==> flow/design.v <==
module add_op(input [31:0] A, input [31:0] B, output [31:0] result);
    assign result = A + B;
endmodule
module sub_op(input [31:0] A, input [31:0] B, output [31:0] result);
    assign result = A - B;
endmodule
module and_op(input [31:0] A, input [31:0] B, output [31:0] result);
    assign result = A & B;
endmodule
module or_op(input [31:0] A, input [31:0] B, output [31:0] result);
    assign result = A | B;
endmodule
module xor_op(input [31:0] A, input [31:0] B, output [31:0] result);
    assign result = A ^ B;
endmodule
module nor_op(input [31:0] A, input [31:0] B, output [31:0] result);
    assign result = ~(A | B);
endmodule
module not_op(input [31:0] A, output [31:0] result);
    assign result = ~A;
endmodule
module sll_op(input [31:0] A, input [31:0] B, output [31:0] result);
    assign result = A << B;
endmodule
module srl_op(input [31:0] A, input [31:0] B, output [31:0] result);
    assign result = A >> B;
endmodule
module sra_op(input [31:0] A, input [31:0] B, output [31:0] result);
    assign result = A >> B;
endmodule
module inc_op(input [31:0] A, output [31:0] result);
    assign result = A + 4;
endmodule
module dec_op(input [31:0] A, output [31:0] result);
    assign result = A - 4;
endmodule
module slt_op(input [31:0] A, input [31:0] B, output [31:0] result);
    assign result = (A < B) ? 32'b1 : 32'b0;
endmodule
module sgt_op(input [31:0] A, input [31:0] B, output [31:0] result);
    assign result = (A > B) ? 32'b1 : 32'b0;
endmodule
module lui_op(input [31:0] B, output [31:0] result);
    assign result = {B[15:0], 16'b0};
endmodule
module alu(
    input [31:0] A,
    input [31:0] B,
    input [3:0] opcode,
    output [31:0] result
);
    wire [31:0] add_result;
    wire [31:0] sub_result;
    wire [31:0] and_result;
    wire [31:0] or_result;
    wire [31:0] xor_result;
    wire [31:0] nor_result;
    wire [31:0] not_result;
    wire [31:0] sll_result;
    wire [31:0] srl_result;
    wire [31:0] sra_result;
    wire [31:0] inc_result;
    wire [31:0] dec_result;
    wire [31:0] slt_result;
    wire [31:0] sgt_result;
    wire [31:0] lui_result;
    add_op add(A, B, add_result);
    sub_op sub(A, B, sub_result);
    and_op and_gate(A, B, and_result);
    or_op or_gate(A, B, or_result);
    xor_op xor_gate(A, B, xor_result);
    nor_op nor_gate(A, B, nor_result);
    not_op not_gate(A, not_result);
    sll_op sll(A, B,sll_result);
    srl_op srl(A, B,srl_result);
    sra_op sra(A, B,sra_result);
    inc_op inc(A,  inc_result);
    dec_op dec(A, dec_result);
    slt_op slt(A, B, slt_result);
    sgt_op sgt(A, B, sgt_result);
    lui_op lui(B, lui_result);
    assign result = (opcode == 4'b0000) ? add_result : 
                    (opcode == 4'b0001) ? sub_result :
                    (opcode == 4'b0010) ? and_result :
                    (opcode == 4'b0011) ? or_result :
                    (opcode == 4'b0100) ? xor_result :
                    (opcode == 4'b0101) ? nor_result :
                    (opcode == 4'b0110) ? not_result :
                    (opcode == 4'b0111) ? sll_result :
                    (opcode == 4'b1000) ? srl_result :
                    (opcode == 4'b1001) ? sra_result :
                    (opcode == 4'b1010) ? inc_result :
                    (opcode == 4'b1011) ? dec_result :
                    (opcode == 4'b1100) ? slt_result :
                    (opcode == 4'b1101) ? sgt_result :
                    (opcode == 4'b1110) ? lui_result : 32'b0;
endmodule
module register_bank(
    input clk,
    input rst,
    input [3:0] read_reg1,
    input [3:0] read_reg2,
    input [3:0] write_reg,
    input [31:0] write_data,
    input write_enable,
    output reg [31:0] data_out1,
    output reg [31:0] data_out2,
    output [15:0] output_display
);
    reg [31:0] registers [15:0];  
    reg [15:0] out_display_reg;
    integer i;
    always @(posedge clk or posedge rst) begin
        if (rst) begin
            for (i = 0; i < 16; i = i + 1)
                registers[i] <= (i == 0 || i == 15) ? 32'd0 : i * 10;
        end else if (write_enable) begin
            registers[write_reg] <= write_data;  
        end
    end
    always @(*) begin
        data_out1 = registers[read_reg1];
        data_out2 = registers[read_reg2];
    end
    always @(posedge clk) begin
        out_display_reg <= registers[write_reg][15:0];  
    end
    assign output_display = out_display_reg;
endmodule
module top_processor(
    input clk,
    input rst,
    input [3:0] rx,      
    input [3:0] ry,      
    input [3:0] rz,      
    input [3:0] op,      
    input write_en,      
    output [31:0] result_out   
);
    wire [31:0] operand1;
    wire [31:0] operand2;
    wire [31:0] alu_result;
    reg [31:0] result_reg;
    always @(posedge clk or posedge rst) begin
        if (rst)
            result_reg <= 32'b0;
        else
            result_reg <= alu_result;
    end
    register_bank reg_bank(
        .clk(clk),
        .rst(rst),
        .read_reg1(ry),
        .read_reg2(rz),
        .write_reg(rx),
        .write_data(alu_result),
        .write_enable(write_en),
        .data_out1(operand1),
        .data_out2(operand2),
        .output_display()
    );
    alu alu_unit(
        .A(operand1),
        .B(operand2),
        .opcode(op),
        .result(alu_result)
    );
    assign result_out = result_reg;
endmodule
* Tool chain data of top_processor
The steps from the RTL of top_processor to its reports follow in flow order.
Lines are those of the file above, counted from 1.
Operators: Yosys type, input widths -> output width; for muxes data width and select width s.
Cell names lack the library's common part.
A cell with -- has no value.
- Top :: top_processor
- Clock :: clk
- Library :: sky130hd
- Corner :: tt_025C_1v80

* Elaborated design
Counts by Yosys on the flattened word-level netlist (proc, flatten, opt, wreduce). Print and check cells are left out. Cells with the same type and inputs are merged into one.
- Add/sub/neg operators :: 4
- $lt $le $gt $ge :: 2
- Equality and inequality tests :: 59
- Shift operators :: 2
- Muxes and demuxes :: 19
- Bitwise operators :: 5
- Reductions and logical operators :: 20
** Operators with widths (count)
- $pmux 32 s16 :: 2
- $mux 32 :: 15
- $eq 4x4->1 const B :: 31
- $not 32->32 :: 2
- $eq 4x3->1 const B :: 16
- $reduce_and 2->1 :: 16
- $add 32x3->32 const B :: 1
- $sub 32x3->32 const B :: 1
- $add 32x32->32 :: 1
- $sub 32x32->32 :: 1
- $gt 32x32->1 :: 1
- $lt 32x32->1 :: 1
- $and 32x32->32 :: 1
- $or 32x32->32 :: 1
- $xor 32x32->32 :: 1
- $shl 32x32->32 :: 1
- $shr 32x32->32 :: 1
- $eq 4x2->1 const B :: 8
- $eq 4x1->1 const B :: 4
- $logic_not 4->1 :: 4
- $mux 1 :: 2
- Register bits after elaboration :: 544
- Input port bits :: 19
- Output and inout port bits :: 32
- Elaborated cells :: 128

* Logic depth
Yosys ltp: most cells in a row. Word level: on the elaborated netlist, between registers, memories and ports. Mapped: between sequential cells and ports; inverters and the memories' decode and read muxes count.
- Depth after elaboration :: 18
- ABC_AREA :: 0
- Depth in mapped cells :: 29
- Depth with buffers taken out :: 19

* Synthesis result
Source: synth_stat.txt of the flow (Yosys; design flattened, memories mapped). It holds for the ABC_AREA given above (unset counts as 0); a run with the other value may have another netlist.
The area totals of this step are shown rounded.
- Cell count :: 4842
- Mapped area :: 41800 um^2
- Sequential part of the area :: 13700 um^2
- Flip-flop cells :: 544
- Buffers :: 458
** Cell types
- dfrtp_1 :: count 501, area in all 1.25E+04 um^2
- mux2_2 :: count 293, area in all 3.3E+03 um^2
- mux2i_1 :: count 169, area in all 1.69E+03 um^2
- o21ai_0 :: count 338, area in all 1.69E+03 um^2
- nand2_1 :: count 448, area in all 1.68E+03 um^2
- a21oi_1 :: count 314, area in all 1.57E+03 um^2
- nor2_1 :: count 391, area in all 1.47E+03 um^2
- dfstp_2 :: count 43, area in all 1.13E+03 um^2
- ha_1 :: count 90, area in all 1126.08 um^2
- a22oi_1 :: count 115, area in all 863.328 um^2
- clkbuf_1 :: count 211, area in all 792.01 um^2
- nand3_1 :: count 126, area in all 630.605 um^2
- nand3b_1 :: count 77, area in all 578.054 um^2
- a31oi_1 :: count 89, area in all 556.784 um^2
- nor3_1 :: count 104, area in all 520.499 um^2
- buf_2 :: count 102, area in all 510.49 um^2
- buf_4 :: count 66, area in all 495.475 um^2
- a22o_1 :: count 55, area in all 481.712 um^2
Not listed: further types 101, cells in them 1310.
The figures by module come from a second, unflattened synthesis with its own total; it is not the netlist above.
- Cells (unflattened synthesis) :: 5315
- Area (unflattened synthesis) :: 49500 um^2
Rows give one instance, submodules left out.
** Modules
- register_bank :: instances 1, cells 2722, area 29800 um^2, seq. area 13200 um^2
- alu :: instances 1, cells 715, area 4840 um^2, seq. area 0.0 um^2
- sll_op :: instances 1, cells 239, area 2080 um^2, seq. area 0.0 um^2
- sra_op :: instances 1, cells 224, area 1960 um^2, seq. area 0.0 um^2
- srl_op :: instances 1, cells 224, area 1960 um^2, seq. area 0.0 um^2
- sub_op :: instances 1, cells 264, area 1850 um^2, seq. area 0.0 um^2
- add_op :: instances 1, cells 250, area 1790 um^2, seq. area 0.0 um^2
- sgt_op :: instances 1, cells 144, area 1040 um^2, seq. area 0.0 um^2
- slt_op :: instances 1, cells 140, area 1010 um^2, seq. area 0.0 um^2
- top_processor :: instances 1, cells 33, area 805 um^2, seq. area 801 um^2
- dec_op :: instances 1, cells 84, area 623 um^2, seq. area 0.0 um^2
- inc_op :: instances 1, cells 83, area 581 um^2, seq. area 0.0 um^2
- xor_op :: instances 1, cells 32, area 280 um^2, seq. area 0.0 um^2
- lui_op :: instances 1, cells 33, area 244 um^2, seq. area 0.0 um^2
Further modules, not shown: 4.

* Path before layout
OpenSTA on the mapped netlist: ideal clock, no wires. The path of least setup slack (recovery checks aside). Input and output delay are each 20% of the period. Register names are those of the netlist, which keeps one name where synthesis merged equal registers.
- Kind :: input-to-reg
- Start :: input ry[0]
- End :: register reg_bank.registers[0][0]
- Period :: 8000 ps
- Input delay :: 1600 ps
- Setup time :: 133 ps
- Launch time at the first pin :: 1600 ps
- Data arrival time :: 6907 ps
- Data required time :: 7867 ps
- Setup slack :: 960 ps
- Delay of the path :: 5440 ps
- Stages on the path :: 24
- Path buffers :: 7
- Period reached after synthesis :: 7040 ps
"delay of the path" = arrival - input delay + setup time.
"stages on the path" counts driving pins, that of a launching flip-flop among them; a cell with two outputs on the path counts twice.
"period reached after synthesis" = period - worst setup slack (recovery checks aside). The figure is calculated, with input and output delays left at 20% of the set period.
Between the ends stands the longest chain of elaborated cells between them, by number of cells; it is not shown to be the way that was timed. Of several equally long chains one is given.
A line is the first line of the expression or statement that the cell stems from. Yosys adds cells for indexed reads and writes and turns some case tables into memories.
- Cells stage by stage :: buf_6 > buf_6 > buf_6 > nor2b_1 > buf_2 > a22oi_1 > o211ai_1 > or4_1 > and2_1 > clkbuf_1 > ha_1 > clkbuf_1 > or3_1 > or4_1 > or3_1 > nor4_1 > o21ai_1 > a31oi_1 > nor2_2 > o21ai_1 > mux2_2 > a311oi_2 > buf_2 > a21oi_1
- Length of the longest elaborated chain :: 18
- Elaborated cells on any way between the ends :: 46
- Those cells by class :: add/sub (4); compare (2); eq/ne (15); shift (2); mux (17); logic (5); reduce/logical (1)
** RTL lines, path after synthesis
- start, declared :: RTL line 134 : input [3:0] ry,
- $eq 4x4->1 :: RTL line 122 : data_out1 = registers[read_reg1];
- $pmux 32 s16 :: RTL line 122
- $gt 32x32->1 :: RTL line 41 : assign result = (A > B) ? 32'b1 : 32'b0;
- $mux 1 :: RTL line 41
- $mux 32 :: RTL line 95 : (opcode == 4'b1101) ? sgt_result :
- $mux 32 :: RTL line 94 : (opcode == 4'b1100) ? slt_result :
- $mux 32 :: RTL line 93 : (opcode == 4'b1011) ? dec_result :
- (+4 left out)
- $mux 32 :: RTL line 88 : (opcode == 4'b0110) ? not_result :
- $mux 32 :: RTL line 87 : (opcode == 4'b0101) ? nor_result :
- $mux 32 :: RTL line 86 : (opcode == 4'b0100) ? xor_result :
- $mux 32 :: RTL line 85 : (opcode == 4'b0011) ? or_result :
- $mux 32 :: RTL line 84 : (opcode == 4'b0010) ? and_result :
- $mux 32 :: RTL line 83 : (opcode == 4'b0001) ? sub_result :
- $mux 32 :: RTL line 82 : assign result = (opcode == 4'b0000) ? add_result :
- end, assigned :: RTL line 116 : registers[i] <= (i == 0 || i == 15) ? 32'd0 : i * 10;
- end, assigned :: RTL line 118 : registers[write_reg] <= write_data;
- end, declared :: RTL line 110 : reg [31:0] registers [15:0];

* Worst path after layout
From the final timing report of stored run 1: the path of least setup slack in the routed layout; clock arrival at registers is part of the times.
The report prints the path's times to 10 ps; the period is as set.
- Kind :: input-to-reg
- Start :: input ry[2]
- End :: register reg_bank.registers[3][30]
- Period :: 11900 ps
- Input delay :: 2380 ps
- Setup time :: 110 ps
- Launch time at the first pin :: 2380 ps
- Data arrival time :: 10490 ps
- Data required time :: 12400 ps
- Setup slack :: 1910 ps
- Stages on the path :: 19
- Path buffers :: 3
Between the ends stands the longest chain of elaborated cells between them, by number of cells; it is not shown to be the way that was timed. Of several equally long chains one is given.
- Cells stage by stage :: buf_4 > buf_4 > and3b_1 > a32o_1 > or4_1 > o22a_1 > ha_1 > or3_1 > or4_1 > or3_1 > nor4_1 > o21ai_1 > a31oi_1 > o21ai_1 > and3_1 > o32ai_1 > nand4_1 > buf_4 > mux2_2
- Length of the longest elaborated chain :: 15
- Elaborated cells on any way between the ends :: 40
- Those cells by class :: add/sub (4); eq/ne (15); shift (2); mux (13); logic (5); reduce/logical (1)
** RTL lines, path post-layout
- start, declared :: RTL line 134 : input [3:0] ry,
- $eq 4x4->1 :: RTL line 122 : data_out1 = registers[read_reg1];
- $pmux 32 s16 :: RTL line 122
- $sub 32x3->32 :: RTL line 35 : assign result = A - 4;
- $mux 32 :: RTL line 93 : (opcode == 4'b1011) ? dec_result :
- $mux 32 :: RTL line 92 : (opcode == 4'b1010) ? inc_result :
- $mux 32 :: RTL line 91 : (opcode == 4'b1001) ? sra_result :
- $mux 32 :: RTL line 90 : (opcode == 4'b1000) ? srl_result :
- $mux 32 :: RTL line 89 : (opcode == 4'b0111) ? sll_result :
- $mux 32 :: RTL line 88 : (opcode == 4'b0110) ? not_result :
- $mux 32 :: RTL line 87 : (opcode == 4'b0101) ? nor_result :
- $mux 32 :: RTL line 86 : (opcode == 4'b0100) ? xor_result :
- $mux 32 :: RTL line 85 : (opcode == 4'b0011) ? or_result :
- $mux 32 :: RTL line 84 : (opcode == 4'b0010) ? and_result :
- $mux 32 :: RTL line 83 : (opcode == 4'b0001) ? sub_result :
- $mux 32 :: RTL line 82 : assign result = (opcode == 4'b0000) ? add_result :
- end, assigned :: RTL line 116 : registers[i] <= (i == 0 || i == 15) ? 32'd0 : i * 10;
- end, assigned :: RTL line 118 : registers[write_reg] <= write_data;
- end, declared :: RTL line 110 : reg [31:0] registers [15:0];

Hand-over note for top_processor

Design top_processor on sky130hd. What follows are 2 stored runs of the flow, each under its own settings; their order means nothing. The constraints put input and output delay at 20% of the set period each and load the outputs with 0.01 pF.
"reached clock period" is the run's clock period less its worst setup slack. It is reckoned from that one timing run; input and output delays stay at 20% of the period that was set.
"total design power" rests on the timing tool's default activity at the inputs, not on a simulated workload.
The results are shown rounded.

* Stored run 1
** Files
==> flow/run.sh <==
#!/bin/bash
# the make line also repeats the synthesis and layout settings of config.mk as NAME=value (left out here)
make -C /OpenROAD-flow-scripts/flow DESIGN_CONFIG=/design/flow/config.mk WORK_HOME=/design/flow/orfs CLKGATE_MAP_FILE= finish
==> flow/config.mk <==
export PLATFORM = sky130hd
export DESIGN_NAME = top_processor
export DESIGN_NICKNAME = top_processor
export VERILOG_FILES = /design/flow/design.v
export SDC_FILE = /design/flow/constraint.sdc
export NUM_CORES = 4
export LEC_CHECK = 0
export CAP_MARGIN = 20
export CORE_ASPECT_RATIO = 0.57
export CORE_MARGIN = 2
export CORE_UTILIZATION = 35
export CTS_CLUSTER_SIZE = 60
export GPL_ROUTABILITY_DRIVEN = 1
export GPL_TIMING_DRIVEN = 1
export PLACE_DENSITY_LB_ADDON = 0.1
export SETUP_SLACK_MARGIN = 0.97
export SLEW_MARGIN = 40
==> flow/constraint.sdc <==
create_clock -name core_clock -period 11.9 [get_ports {clk}]
set_input_delay 2.3800 -clock core_clock [delete_from_list [all_inputs] [get_ports {clk}]]
set_output_delay 2.3800 -clock core_clock [all_outputs]
set_load 0.01 [all_outputs]
** Results
- Total design power :: 11.4 mW
- Standard-cell area of the final layout :: 46,100 um^2
- Worst slack on setup checks :: 1,910 ps
- Die outline area :: 122,000 um^2
- Chip area in the Yosys report :: 41,800 um^2
- Reached clock period :: 9,989 ps
- Post-layout utilization :: 0.39

* Stored run 2
** Files
==> flow/run.sh <==
#!/bin/bash
# the make line also repeats the synthesis and layout settings of config.mk as NAME=value (left out here)
make -C /OpenROAD-flow-scripts/flow DESIGN_CONFIG=/design/flow/config.mk WORK_HOME=/design/flow/orfs CLKGATE_MAP_FILE= finish
==> flow/config.mk <==
export PLATFORM = sky130hd
export DESIGN_NAME = top_processor
export DESIGN_NICKNAME = top_processor
export VERILOG_FILES = /design/flow/design.v
export SDC_FILE = /design/flow/constraint.sdc
export NUM_CORES = 4
export LEC_CHECK = 0
export ABC_AREA = 0
export CAP_MARGIN = 10
export CELL_PAD_IN_SITES_DETAIL_PLACEMENT = 0
export CELL_PAD_IN_SITES_GLOBAL_PLACEMENT = 2
export CORE_ASPECT_RATIO = 0.82
export CORE_MARGIN = 6
export CORE_UTILIZATION = 37
export CTS_CLUSTER_DIAMETER = 343
export CTS_CLUSTER_SIZE = 17
export GPL_ROUTABILITY_DRIVEN = 0
export MAX_ROUTING_LAYER = met4
export MIN_ROUTING_LAYER = met2
export PLACE_DENSITY_LB_ADDON = 0.01
export SLEW_MARGIN = 25
==> flow/constraint.sdc <==
create_clock -name core_clock -period 11.0 [get_ports {clk}]
set_input_delay 2.2000 -clock core_clock [delete_from_list [all_inputs] [get_ports {clk}]]
set_output_delay 2.2000 -clock core_clock [all_outputs]
set_load 0.01 [all_outputs]
** Results
No results, routing failed with GRT-0116.

End of note.
